==> flow/design.v <==
module ctr #(
	parameter ADR_WIDTH = 6
)(
	input wire clk_i,
	input wire rst_i,
	input wire carry_i,
	input wire [2-1:0] op_i,
	output reg [1-1:0] ctr_marmux_o,
	output reg [2-1:0] ctr_carrymux_o,
	output reg ctr_pc_reg_en_o,
	output reg ctr_a_reg_en_o,
	output reg ctr_mar_reg_en_o,
	output reg ctr_d_reg_en_o,
	output reg ctr_we_o,
	output reg [2-1:0] ctr_aluop_o
);
	localparam STATE_WIDTH = 12;
	localparam [STATE_WIDTH-1:0]
		s_fi	=	12'b000_000_000_001,
		s_rm	=	12'b000_000_000_010,
		s_nf	=	12'b000_000_000_100,
		s_nc	=	12'b000_000_001_000,
		s_af	=	12'b000_000_010_000,
		s_ac	=	12'b000_000_100_000,
		s_jc	=	12'b000_001_000_000,
		s_sw	=	12'b000_010_000_000,
		s_pm	=	12'b000_100_000_000,
		s_nw	=	12'b001_000_000_000,
		s_aw	=	12'b010_000_000_000,
		s_fw	=	12'b100_000_000_000;
	reg [STATE_WIDTH-1:0] current, next;
	always @(posedge clk_i) begin:sequential
		if (rst_i) begin
			current <= s_fi;
		end else begin
			current <= next;
		end
	end
	always @* begin:combnext
	case (current)
		s_fi:
			next = s_fw;
		s_fw:
			next = s_rm;
		s_rm:
			case (op_i)
				2'b00 : begin
					next = s_nf;
				end
				2'b01 : begin
					next = s_af;
				end
				2'b10 : begin
					next = s_sw;
				end
				2'b11 : begin
					if (carry_i) begin
						next = s_jc;
					end else begin
						next = s_fi;
					end
				end
				default:
					next = s_fi;
			endcase
		s_nf:
			next = s_nw;
                s_nw:
                        next = s_nc;
		s_nc:
			next = s_pm;
		s_af:
			next = s_aw;
                s_aw:
                        next = s_ac;
		s_ac:
			next = s_pm;
		s_jc:
			next = s_pm;
		s_sw:
			next = s_pm;
		s_pm:
			next = s_fi;
		default:
			next = s_fi;
	endcase
	end
	always @* begin:combout
	case(current)
		s_fi:
		begin
			ctr_pc_reg_en_o = 1'b1;
			ctr_marmux_o = 1'b1;
			ctr_mar_reg_en_o = 1'b0;
			ctr_aluop_o = 2'b01;
			ctr_a_reg_en_o = 1'b0;
			ctr_we_o = 1'b0;
			ctr_d_reg_en_o = 1'b0;
			ctr_carrymux_o = 2'b00;
		end
		s_fw:
		begin
			ctr_pc_reg_en_o = 1'b1;
			ctr_marmux_o = 1'b1;
			ctr_mar_reg_en_o = 1'b0;
			ctr_aluop_o = 2'b01;
			ctr_a_reg_en_o = 1'b0;
			ctr_we_o = 1'b0;
			ctr_d_reg_en_o = 1'b1;
			ctr_carrymux_o = 2'b00;
		end
		s_rm:
		begin
			ctr_pc_reg_en_o = 1'b0;
			ctr_marmux_o = 1'b0;
			ctr_mar_reg_en_o = 1'b1;
			ctr_aluop_o = 2'b01;
			ctr_a_reg_en_o = 1'b0;
			ctr_we_o = 1'b0;
			ctr_d_reg_en_o = 1'b0;
			ctr_carrymux_o = 2'b00;
		end
		s_nf:
		begin
			ctr_pc_reg_en_o = 1'b0;
			ctr_marmux_o = 1'b1;
			ctr_mar_reg_en_o = 1'b0;
			ctr_aluop_o = 2'b01;
			ctr_a_reg_en_o = 1'b0;
			ctr_we_o = 1'b0;
			ctr_d_reg_en_o = 1'b0;
			ctr_carrymux_o = 2'b00;
		end
		s_nw:
		begin
			ctr_pc_reg_en_o = 1'b0;
			ctr_marmux_o = 1'b1;
			ctr_mar_reg_en_o = 1'b0;
			ctr_aluop_o = 2'b01;
			ctr_a_reg_en_o = 1'b0;
			ctr_we_o = 1'b0;
			ctr_d_reg_en_o = 1'b1;
			ctr_carrymux_o = 2'b00;
		end
		s_nc:
		begin
			ctr_pc_reg_en_o = 1'b0;
			ctr_marmux_o = 1'b1;
			ctr_mar_reg_en_o = 1'b0;
			ctr_aluop_o = 2'b00;
			ctr_a_reg_en_o = 1'b1;
			ctr_we_o = 1'b0;
			ctr_d_reg_en_o = 1'b0;
			ctr_carrymux_o = 2'b01;
		end
		s_af:
		begin
			ctr_pc_reg_en_o = 1'b0;
			ctr_marmux_o = 1'b1;
			ctr_mar_reg_en_o = 1'b0;
			ctr_aluop_o = 2'b01;
			ctr_a_reg_en_o = 1'b0;
			ctr_we_o = 1'b0;
			ctr_d_reg_en_o = 1'b0;
			ctr_carrymux_o = 2'b00;
		end
		s_aw:
		begin
			ctr_pc_reg_en_o = 1'b0;
			ctr_marmux_o = 1'b1;
			ctr_mar_reg_en_o = 1'b0;
			ctr_aluop_o = 2'b01;
			ctr_a_reg_en_o = 1'b0;
			ctr_we_o = 1'b0;
			ctr_d_reg_en_o = 1'b1;
			ctr_carrymux_o = 2'b00;
		end
		s_ac:
		begin
			ctr_pc_reg_en_o = 1'b0;
			ctr_marmux_o = 1'b1;
			ctr_mar_reg_en_o = 1'b0;
			ctr_aluop_o = 2'b01;
			ctr_a_reg_en_o = 1'b1;
			ctr_we_o = 1'b0;
			ctr_d_reg_en_o = 1'b0;
			ctr_carrymux_o = 2'b01;
		end
		s_jc:
		begin
			ctr_pc_reg_en_o = 1'b0;
			ctr_marmux_o = 1'b1;
			ctr_mar_reg_en_o = 1'b0;
			ctr_aluop_o = 2'b01;
			ctr_a_reg_en_o = 1'b0;
			ctr_we_o = 1'b0;
			ctr_d_reg_en_o = 1'b0;
			ctr_carrymux_o = 2'b10;
		end
		s_sw:
		begin
			ctr_pc_reg_en_o = 1'b0;
			ctr_marmux_o = 1'b1;
			ctr_mar_reg_en_o = 1'b0;
			ctr_aluop_o = 2'b01;
			ctr_a_reg_en_o = 1'b0;
			ctr_we_o = 1'b1;
			ctr_d_reg_en_o = 1'b0;
			ctr_carrymux_o = 2'b00;
		end
		s_pm:
		begin
			ctr_pc_reg_en_o = 1'b0;
			ctr_marmux_o = 1'b1;
			ctr_mar_reg_en_o = 1'b1;
			ctr_aluop_o = 2'b01;
			ctr_a_reg_en_o = 1'b0;
			ctr_we_o = 1'b0;
			ctr_d_reg_en_o = 1'b0;
			ctr_carrymux_o = 2'b00;
		end
		default:
		begin
			ctr_pc_reg_en_o = 1'b0;
			ctr_marmux_o = 1'b1;
			ctr_mar_reg_en_o = 1'b1;
			ctr_aluop_o = 2'b01;
			ctr_a_reg_en_o = 1'b0;
			ctr_we_o = 1'b0;
			ctr_d_reg_en_o = 1'b0;
			ctr_carrymux_o = 2'b00;
		end
	endcase
	end
endmodule
module adr #(
	parameter ADR_WIDTH = 6
)(
	input wire clk_i,
	input wire rst_i,
	input wire [ADR_WIDTH-1:0] adr_i,
	input wire [1-1:0] ctr_marmux_i,
	input wire ctr_mar_reg_en_i,
	input wire ctr_pc_reg_en_i,
	output wire [ADR_WIDTH-1:0] adr_o
);
	reg [ADR_WIDTH-1:0] mar_reg;
	reg [ADR_WIDTH-1:0] mar_reg_next;
	reg [ADR_WIDTH-1:0] pc_reg;
	reg [ADR_WIDTH-1:0] pc_reg_next;
	always @(posedge clk_i) begin:seq
		if (rst_i) begin
			pc_reg <= 0;
			mar_reg <= 0;
		end else begin
			if (ctr_pc_reg_en_i) begin
				pc_reg <= pc_reg_next;
			end
			if (ctr_mar_reg_en_i) begin
				mar_reg <= mar_reg_next;
			end
		end
	end
	always @* begin:comb
		pc_reg_next = mar_reg + 1'd1;
		case (ctr_marmux_i)
			1'b0 : begin
				mar_reg_next = adr_i;
			end
			1'b1 : begin
				mar_reg_next = pc_reg;
			end
			default:
				mar_reg_next = pc_reg;
		endcase
	end
	assign adr_o = mar_reg;
endmodule
module dat #(
	parameter DATA_WIDTH = 8
)(
	input wire clk_i,
	input wire rst_i,
	input wire [DATA_WIDTH-1:0] data_i,
	input wire [2-1:0] ctr_aluop_i,
	input wire ctr_a_reg_en_i,
	input wire [2-1:0] ctr_carrymux_i,
	output wire carry_o,
	output wire [DATA_WIDTH-1:0] data_o
);
	reg [DATA_WIDTH-1:0] a_reg;
	reg [DATA_WIDTH-1:0] a_reg_next;
	reg carry_reg;
	reg carry_next;
	reg carry_alu;
	always @(posedge clk_i) begin:seq
		if (rst_i) begin
			a_reg <= 0;
			carry_reg <= 0;
		end else begin
			if (ctr_a_reg_en_i) begin
				a_reg <= a_reg_next;
			end
			carry_reg <= carry_next;
		end
	end
	always @* begin:comb
		case (ctr_aluop_i)
			2'b00 : begin
				{carry_alu, a_reg_next} =
					{1'b0, ~(a_reg | data_i)};
			end
			2'b01 : begin
				{carry_alu, a_reg_next} =
					a_reg + data_i;
			end
			2'b11 : begin
				{carry_alu, a_reg_next} = {1'b0, a_reg};
			end
			2'b10 : begin
				{carry_alu, a_reg_next} = {carry_reg, a_reg};
			end
			default:
				{carry_alu, a_reg_next} = {carry_reg, a_reg};
		endcase
		case (ctr_carrymux_i)
			2'b00 : begin
				carry_next = carry_reg;
			end
			2'b01 : begin
				carry_next = carry_alu;
			end
			2'b10 : begin
				carry_next = 0;
			end
			default:
				carry_next = carry_reg;
		endcase
	end
	assign data_o = a_reg;
	assign carry_o = carry_reg;
endmodule
module alpacacorn #(
	parameter ADR_WIDTH = 6,
	parameter DATA_WIDTH = 8
)(
	input wire clk_i,
	input wire rst_i,
	input wire [DATA_WIDTH-1:0] data_i,
	output wire [DATA_WIDTH-1:0] data_o,
	output wire [ADR_WIDTH-1:0] adr_o,
	output wire we_o
);
	wire carry_dat_ctr;
	wire [2-1:0] ctr_carrymux_ctr_dat;
	wire ctr_a_reg_en_ctr_dat;
	wire [1-1:0] ctr_marmux_ctr_adr;
	wire ctr_mar_reg_en_ctr_adr;
	wire ctr_pc_reg_en_ctr_adr;
	wire ctr_d_reg_en;
	wire [2-1:0] ctr_aluop_ctr_dat;
	reg [DATA_WIDTH-1:0] d_reg;
	always @(posedge clk_i) begin:seq
		if (rst_i) begin
			d_reg <= 0;
		end else begin
			if (ctr_d_reg_en) begin
				d_reg <= data_i;
			end
		end
	end
	ctr #(
		.ADR_WIDTH(ADR_WIDTH)
	) i_ctr (
		.clk_i(clk_i),
		.rst_i(rst_i),
		.carry_i(carry_dat_ctr),
		.op_i(d_reg[DATA_WIDTH-1:DATA_WIDTH-2]),
		.ctr_marmux_o(ctr_marmux_ctr_adr),
		.ctr_carrymux_o(ctr_carrymux_ctr_dat),
		.ctr_a_reg_en_o(ctr_a_reg_en_ctr_dat),
		.ctr_d_reg_en_o(ctr_d_reg_en),
		.ctr_mar_reg_en_o(ctr_mar_reg_en_ctr_adr),
		.ctr_pc_reg_en_o(ctr_pc_reg_en_ctr_adr),
		.ctr_aluop_o(ctr_aluop_ctr_dat),
		.ctr_we_o(we_o)
	);
	adr #(
		.ADR_WIDTH(ADR_WIDTH)
	) i_adr (
		.clk_i(clk_i),
		.rst_i(rst_i),
		.adr_i(d_reg[ADR_WIDTH-1:0]),
		.ctr_marmux_i(ctr_marmux_ctr_adr),
		.ctr_mar_reg_en_i(ctr_mar_reg_en_ctr_adr),
		.ctr_pc_reg_en_i(ctr_pc_reg_en_ctr_adr),
		.adr_o(adr_o)
	);
	dat #(
		.DATA_WIDTH(DATA_WIDTH)
	) i_dat (
		.clk_i(clk_i),
		.rst_i(rst_i),
		.data_i(d_reg),
		.ctr_aluop_i(ctr_aluop_ctr_dat),
		.ctr_carrymux_i(ctr_carrymux_ctr_dat),
		.ctr_a_reg_en_i(ctr_a_reg_en_ctr_dat),
		.carry_o(carry_dat_ctr),
		.data_o(data_o)
	);
endmodule
# Reports on alpacacorn
# Each step is given for the RTL above and for the edited RTL.
# "before" refers to lines of the RTL above, "after" to lines of the edited file.
# "change": "after" minus "before" as printed here. "change_rel_pct": 100 x difference / "before".
# Library cell names are shortened.
setup:
  top: "alpacacorn"
  clk_port: "clk_i"
  cell_library: "sky130hd"
  corner: "tt_025C_1v80"

# Diff
# The edit as a unified diff against the file above.
# This change comes from a script, not from a designer. The edited design behaves differently; no optimisation was intended.
# begin of diff
@@ -313,5 +313,5 @@
 			2'b01 : begin
 				{carry_alu, a_reg_next} =
-					a_reg + data_i;
+					a_reg | data_i;
 			end
 			2'b11 : begin
# end of diff

# Word level
# Yosys after proc, flatten, opt, wreduce and memory -nomap, before mapping. Memory bits, and registers merged into a memory's read port (data or address), are not among the register bits. Print and check cells are not counted.
word_totals:
  columns: ["element", "before", "after", "change", "change_rel_pct"]
  rows:
  - ["register_bits", 41, 41, 0, 0.00]
  - ["latch_bits", 0, 0, 0, null]
  - ["ram_bits", 0, 0, 0, null]
  - ["mem_bits_ro", 0, 0, 0, null]
  - ["clocked_rd_ports_x_width", 0, 0, 0, null]
  - ["n_memories", 0, 0, 0, null]
  - ["in_bits", 10, 10, 0, 0.00]
  - ["out_inout_bits", 15, 15, 0, 0.00]
  - ["elab_cells", 55, 55, 0, 0.00]
op_classes:
  columns: ["element", "before", "after", "change", "change_rel_pct"]
  rows:
  - ["n_addsub", 2, 1, -1, -50.00]
  - ["mul", 0, 0, 0, null]
  - ["div_mod_pow", 0, 0, 0, null]
  - ["n_cmp", 0, 0, 0, null]
  - ["eq_ne", 20, 20, 0, 0.00]
  - ["n_shift", 0, 0, 0, null]
  - ["mux", 13, 13, 0, 0.00]
  - ["n_logic", 4, 5, 1, 25.00]
  - ["reduce_and_logical", 10, 10, 0, 0.00]
op_table:
  columns: ["op", "before", "after", "change", "change_rel_pct"]
  rows:
  - ["8-bit by 8-bit adder with 9-bit output", 1, 0, -1, -100.00]
  - ["8-bit OR", 1, 2, 1, 100.00]
# Operator kinds equal on both sides are left out: 35.

# Logic depth
# Yosys ltp: most cells in a row. Word level: on the elaborated netlist, between registers, memories and ports. Mapped: between sequential cells and ports; inverters and the memories' decode and read muxes count.
logic_depth:
  columns: ["element", "before", "after", "change", "change_rel_pct"]
  rows:
  - ["depth_word", 6, 6, 0, 0.00]
  - ["ABC_AREA", "0", "0", null, null]
  - ["depth_mapped", 8, 5, -3, -37.50]
  - ["mapped_depth_nobuf", 8, 4, -4, -50.00]

# Mapped cells and area
# Source: synth_stat.txt of the flow (Yosys; design flattened, memories mapped). It holds for the ABC_AREA given above (unset counts as 0); a run with the other value may have another netlist.
by_type:
  columns: ["cell", "before", "after", "change", "change_rel_pct"]
  rows:
  - ["nor2_1", 40, 15, -25, -62.50]
  - ["inv_1", 19, 0, -19, -100.00]
  - ["ha_1", 18, 1, -17, -94.44]
  - ["a21oi_1", 21, 9, -12, -57.14]
  - ["nor2b_1", 6, 14, 8, 133.33]
  - ["nor3_1", 7, 0, -7, -100.00]
  - ["o22ai_1", 1, 8, 7, 700.00]
  - ["nand2b_1", 2, 8, 6, 300.00]
  - ["a31oi_1", 0, 6, 6, null]
  - ["nand3_1", 6, 1, -5, -83.33]
  - ["nand2_1", 6, 3, -3, -50.00]
  - ["xor2_1", 5, 2, -3, -60.00]
  - ["xnor2_1", 4, 1, -3, -75.00]
  - ["nor4_1", 3, 0, -3, -100.00]
  - ["dfxtp_1", 41, 39, -2, -4.88]
  - ["mux2i_1", 16, 14, -2, -12.50]
  - ["a211oi_1", 8, 10, 2, 25.00]
  - ["buf_1", 3, 1, -2, -66.67]
# Cell types equal on both sides are left out: 1.
# Not every row of either side is listed.
mapped:
  columns: ["element", "before", "after", "change", "change_rel_pct"]
  rows:
  - ["stdcells", 232, 153, -79, -34.05]
  - ["yosys_area_um2", 2029.4, 1555.2, -474.2, -23.37]
  - ["sequential_area_um2", 820.8, 780.7, -40.1, -4.89]
  - ["ff_cells", 41, 39, -2, -4.88]
  - ["n_buf", 10, 9, -1, -10.00]
# By module: a second synthesis without flattening, with its own total; a netlist apart from the flattened one above.
unflattened:
  columns: ["element", "before", "after", "change", "change_rel_pct"]
  rows:
  - ["hier_cells", 231, 171, -60, -25.97]
  - ["hier_area_um2", 2133.3, 1636.6, -496.7, -23.28]
# Each row is one instance without its submodules.
by_module_before:
  columns: ["module", "n_inst", "cells", "mod_area_um2", "mod_seq_area_um2"]
  rows:
  - ["dat (DATA_WIDTH=8)", 1, 108, 902.1, 180.2]
  - ["adr (ADR_WIDTH=6)", 1, 56, 530.5, 240.2]
  - ["ctr (ADR_WIDTH=6)", 1, 41, 415.4, 240.2]
  - ["alpacacorn", 1, 26, 285.3, 160.2]
by_module_after:
  columns: ["module", "n_inst", "cells", "mod_area_um2", "mod_seq_area_um2"]
  rows:
  - ["adr (ADR_WIDTH=6)", 1, 56, 530.5, 240.2]
  - ["ctr (ADR_WIDTH=6)", 1, 41, 415.4, 240.2]
  - ["dat (DATA_WIDTH=8)", 1, 48, 405.4, 160.2]
  - ["alpacacorn", 1, 26, 285.3, 160.2]

# Path before layout
# Path of least setup slack by OpenSTA after synthesis, without wires, with an ideal clock, recovery checks aside; 20% of the period is set as input and as output delay. Where synthesis merged equal registers, the netlist keeps one of their names.
synth_timing:
  columns: ["element", "before", "after", "change", "change_rel_pct"]
  rows:
  - ["kind", "register -> register", "input -> register", null, null]
  - ["from", "register i_dat.a_reg[0]", "input port rst_i", null, null]
  - ["to", "register i_dat.carry_reg", "register d_reg[0]", null, null]
  - ["clock_period_ns", 2.5, 2.5, 0.0, 0.00]
  - ["in_delay_ns", null, 0.500, null, null]
  - ["setup_ns", 0.070, 0.128, 0.058, null]
  - ["launch_ns", 0.000, 0.500, 0.500, null]
  - ["arrival_time_ns", 1.976, 1.112, -0.864, -43.72]
  - ["required_ns", 2.430, 2.372, -0.058, -2.39]
  - ["slack_ns", 0.453, 1.260, 0.807, null]
  - ["path_delay_ns", 2.046, 0.740, -1.306, -63.83]
  - ["driving_pins", 9, 3, -6, -66.67]
  - ["path_buffers", 0, 2, 2, null]
  - ["period_less_setup_slack_ns", 2.047, 1.24, -0.807, -39.42]
# "path_delay_ns" = arrival - input delay + setup time.
# "driving_pins": output pins that drive a net of the path, with the launching flip-flop's if there is one; two outputs of one cell count as two.
# "period_less_setup_slack_ns" is the clock period less the worst setup slack; recovery checks do not enter. This is arithmetic on one report: input and output delays are still those of the set period (20% each).
# Between the ends stands the longest chain of elaborated cells between them, by number of cells; it is not shown to be the way that was timed. Of several equally long chains one is given.
# Each line given opens the expression or statement behind the cell; cells for indexed reads and writes are added by Yosys, which also makes memories of some case tables.
synth_via_before:
  path_cell_list: "dfxtp_1 -> ha_1 -> inv_1 -> fa_1 -> and2b_1 -> o2111ai_1 -> and4b_1 -> or3_1 -> a21oi_1"
  elab_chain_len: 3
  cone_cells: 3
  lines_between: 3
  cone_classes: "add/sub (1); mux (2)"
synth_lines_before:
  columns: ["element", "line_no", "source"]
  rows:
  - ["start, declared", 291, "reg [DATA_WIDTH-1:0] a_reg;"]
  - ["start, assigned", 298, "a_reg <= 0;"]
  - ["start, assigned", 302, "a_reg <= a_reg_next;"]
  - ["8-bit by 8-bit adder with 9-bit output", 315, "a_reg + data_i;"]
  - ["9-bit parallel mux with 3-bit select", 308, "case (ctr_aluop_i)"]
  - ["1-bit parallel mux with 2-bit select", 326, "case (ctr_carrymux_i)"]
  - ["end, assigned", 299, "carry_reg <= 0;"]
  - ["end, assigned", 304, "carry_reg <= carry_next;"]
  - ["end, declared", 293, "reg carry_reg;"]
synth_via_after:
  path_cell_list: "clkbuf_1 -> buf_1 -> nor2_1"
  elab_chain_len: 0
  cone_cells: 0
  lines_between: 0
synth_lines_after:
  columns: ["element", "line_no", "source"]
  rows:
  - ["start, declared", 348, "input wire rst_i,"]
  - ["end, assigned", 365, "d_reg <= 0;"]
  - ["end, assigned", 368, "d_reg <= data_i;"]
  - ["end, declared", 362, "reg [DATA_WIDTH-1:0] d_reg;"]

# Path in the finished layout
# From the final timing report of each run of pair 1: the path of least setup slack in the routed layout; clock arrival at registers is part of the times.
layout_timing:
  columns: ["element", "before", "after", "change", "change_rel_pct"]
  rows:
  - ["kind", "register -> register", "register -> output", null, null]
  - ["from", "register i_dat.a_reg[0]", "register i_adr.mar_reg[0]", null, null]
  - ["to", "register i_dat.carry_reg", "output port adr_o[0]", null, null]
  - ["clock_period_ns", 2.17, 2.17, 0.00, 0.00]
  - ["output_delay_ns", null, 0.43, null, null]
  - ["setup_ns", 0.06, null, null, null]
  - ["launch_ns", 0.29, 0.29, 0.00, 0.00]
  - ["arrival_time_ns", 2.25, 1.31, -0.94, -41.78]
  - ["required_ns", 2.40, 1.74, -0.66, -27.50]
  - ["slack_ns", 0.15, 0.42, 0.27, null]
  - ["driving_pins", 9, 2, -7, -77.78]
  - ["path_buffers", 0, 1, 1, null]
# Between the ends stands the longest chain of elaborated cells between them, by number of cells; it is not shown to be the way that was timed. Of several equally long chains one is given.
layout_via_before:
  path_cell_list: "dfxtp_2 -> ha_2 -> inv_1 -> fa_2 -> and2b_1 -> o2111ai_1 -> and4b_1 -> or3_1 -> a21oi_1"
  elab_chain_len: 3
  cone_cells: 3
  lines_between: 3
  cone_classes: "add/sub (1); mux (2)"
layout_lines_before:
  columns: ["element", "line_no", "source"]
  rows:
  - ["start, declared", 291, "reg [DATA_WIDTH-1:0] a_reg;"]
  - ["start, assigned", 298, "a_reg <= 0;"]
  - ["start, assigned", 302, "a_reg <= a_reg_next;"]
  - ["8-bit by 8-bit adder with 9-bit output", 315, "a_reg + data_i;"]
  - ["9-bit parallel mux with 3-bit select", 308, "case (ctr_aluop_i)"]
  - ["1-bit parallel mux with 2-bit select", 326, "case (ctr_carrymux_i)"]
  - ["end, assigned", 299, "carry_reg <= 0;"]
  - ["end, assigned", 304, "carry_reg <= carry_next;"]
  - ["end, declared", 293, "reg carry_reg;"]
layout_via_after:
  path_cell_list: "dfxtp_1 -> clkdlybuf4s50_1"
  elab_chain_len: 0
  cone_cells: 0
  lines_between: 0
layout_lines_after:
  columns: ["element", "line_no", "source"]
  rows:
  - ["start, declared", 247, "reg [ADR_WIDTH-1:0] mar_reg;"]
  - ["start, assigned", 254, "mar_reg <= 0;"]
  - ["start, assigned", 260, "mar_reg <= mar_reg_next;"]
  - ["end, declared", 351, "output wire [ADR_WIDTH-1:0] adr_o,"]

# Measured runs
# Both versions went through the flow (Yosys, OpenROAD) with the same settings in each pair. Constraints: input delay and output delay 20% of the set period each, output load 0.01 pF.
settings_pair_1:
  period_ns: 2.17
  CAP_MARGIN: 20
  CORE_MARGIN: 2
  CORE_UTILIZATION: 40
  SLEW_MARGIN: 20
results_pair_1:
  columns: ["element", "before", "after", "change", "change_rel_pct"]
  rows:
  - ["synthArea_um2", 2029.4, 1555.2, -474.2, -23.37]
  - ["die_um2", 5659.6, 4403.0, -1256.6, -22.20]
  - ["final_stdcell_area_um2", 2486.1, 1953.1, -533.0, -21.44]
  - ["util_pct", 51.6, 53.0, 1.4, null]
  - ["final_setup_ws_ns", 0.152, 0.424, 0.272, null]
  - ["setupTns_ns", 0.000, 0.000, 0.000, null]
  - ["hold_ws_ns", 0.430, 0.460, 0.030, null]
  - ["totalPower_uw", 1581, 1537, -44, -2.78]
  - ["period_reached_ns", 2.018, 1.746, -0.272, -13.48]
settings_pair_2:
  CAP_MARGIN: 30
  CELL_PAD_IN_SITES_GLOBAL_PLACEMENT: 0
  CORE_UTILIZATION: 15
  CTS_CLUSTER_DIAMETER: 66
  GPL_ROUTABILITY_DRIVEN: 0
  MAX_ROUTING_LAYER: "met4"
  MIN_ROUTING_LAYER: "met2"
  PLACE_DENSITY: 0.46
  SLEW_MARGIN: 15
  TNS_END_PERCENT: 55
  period_ns: 2.33
  CORE_MARGIN: 2
results_pair_2:
  columns: ["element", "before", "after", "change", "change_rel_pct"]
  rows:
  - ["synthArea_um2", 2029.4, 1555.2, -474.2, -23.37]
  - ["die_um2", 14475.7, 11198.9, -3276.8, -22.64]
  - ["final_stdcell_area_um2", 2646.3, 2035.7, -610.6, -23.07]
  - ["util_pct", 20.0, 20.0, 0.0, null]
  - ["final_setup_ws_ns", 0.220, 0.540, 0.320, null]
  - ["setupTns_ns", 0.000, 0.000, 0.000, null]
  - ["hold_ws_ns", 0.402, 0.434, 0.032, null]
  - ["totalPower_uw", 1667, 1328, -339, -20.34]
  - ["period_reached_ns", 2.110, 1.790, -0.320, -15.17]
# "period_reached_ns" = clock period - worst setup slack. The figure is calculated, with input and output delays left at 20% of the set period.
# By "totalPower_uw" is meant OpenSTA's value without simulated activity: inputs other than the clock are taken to toggle once in ten clock periods, and the tool carries that through the logic.
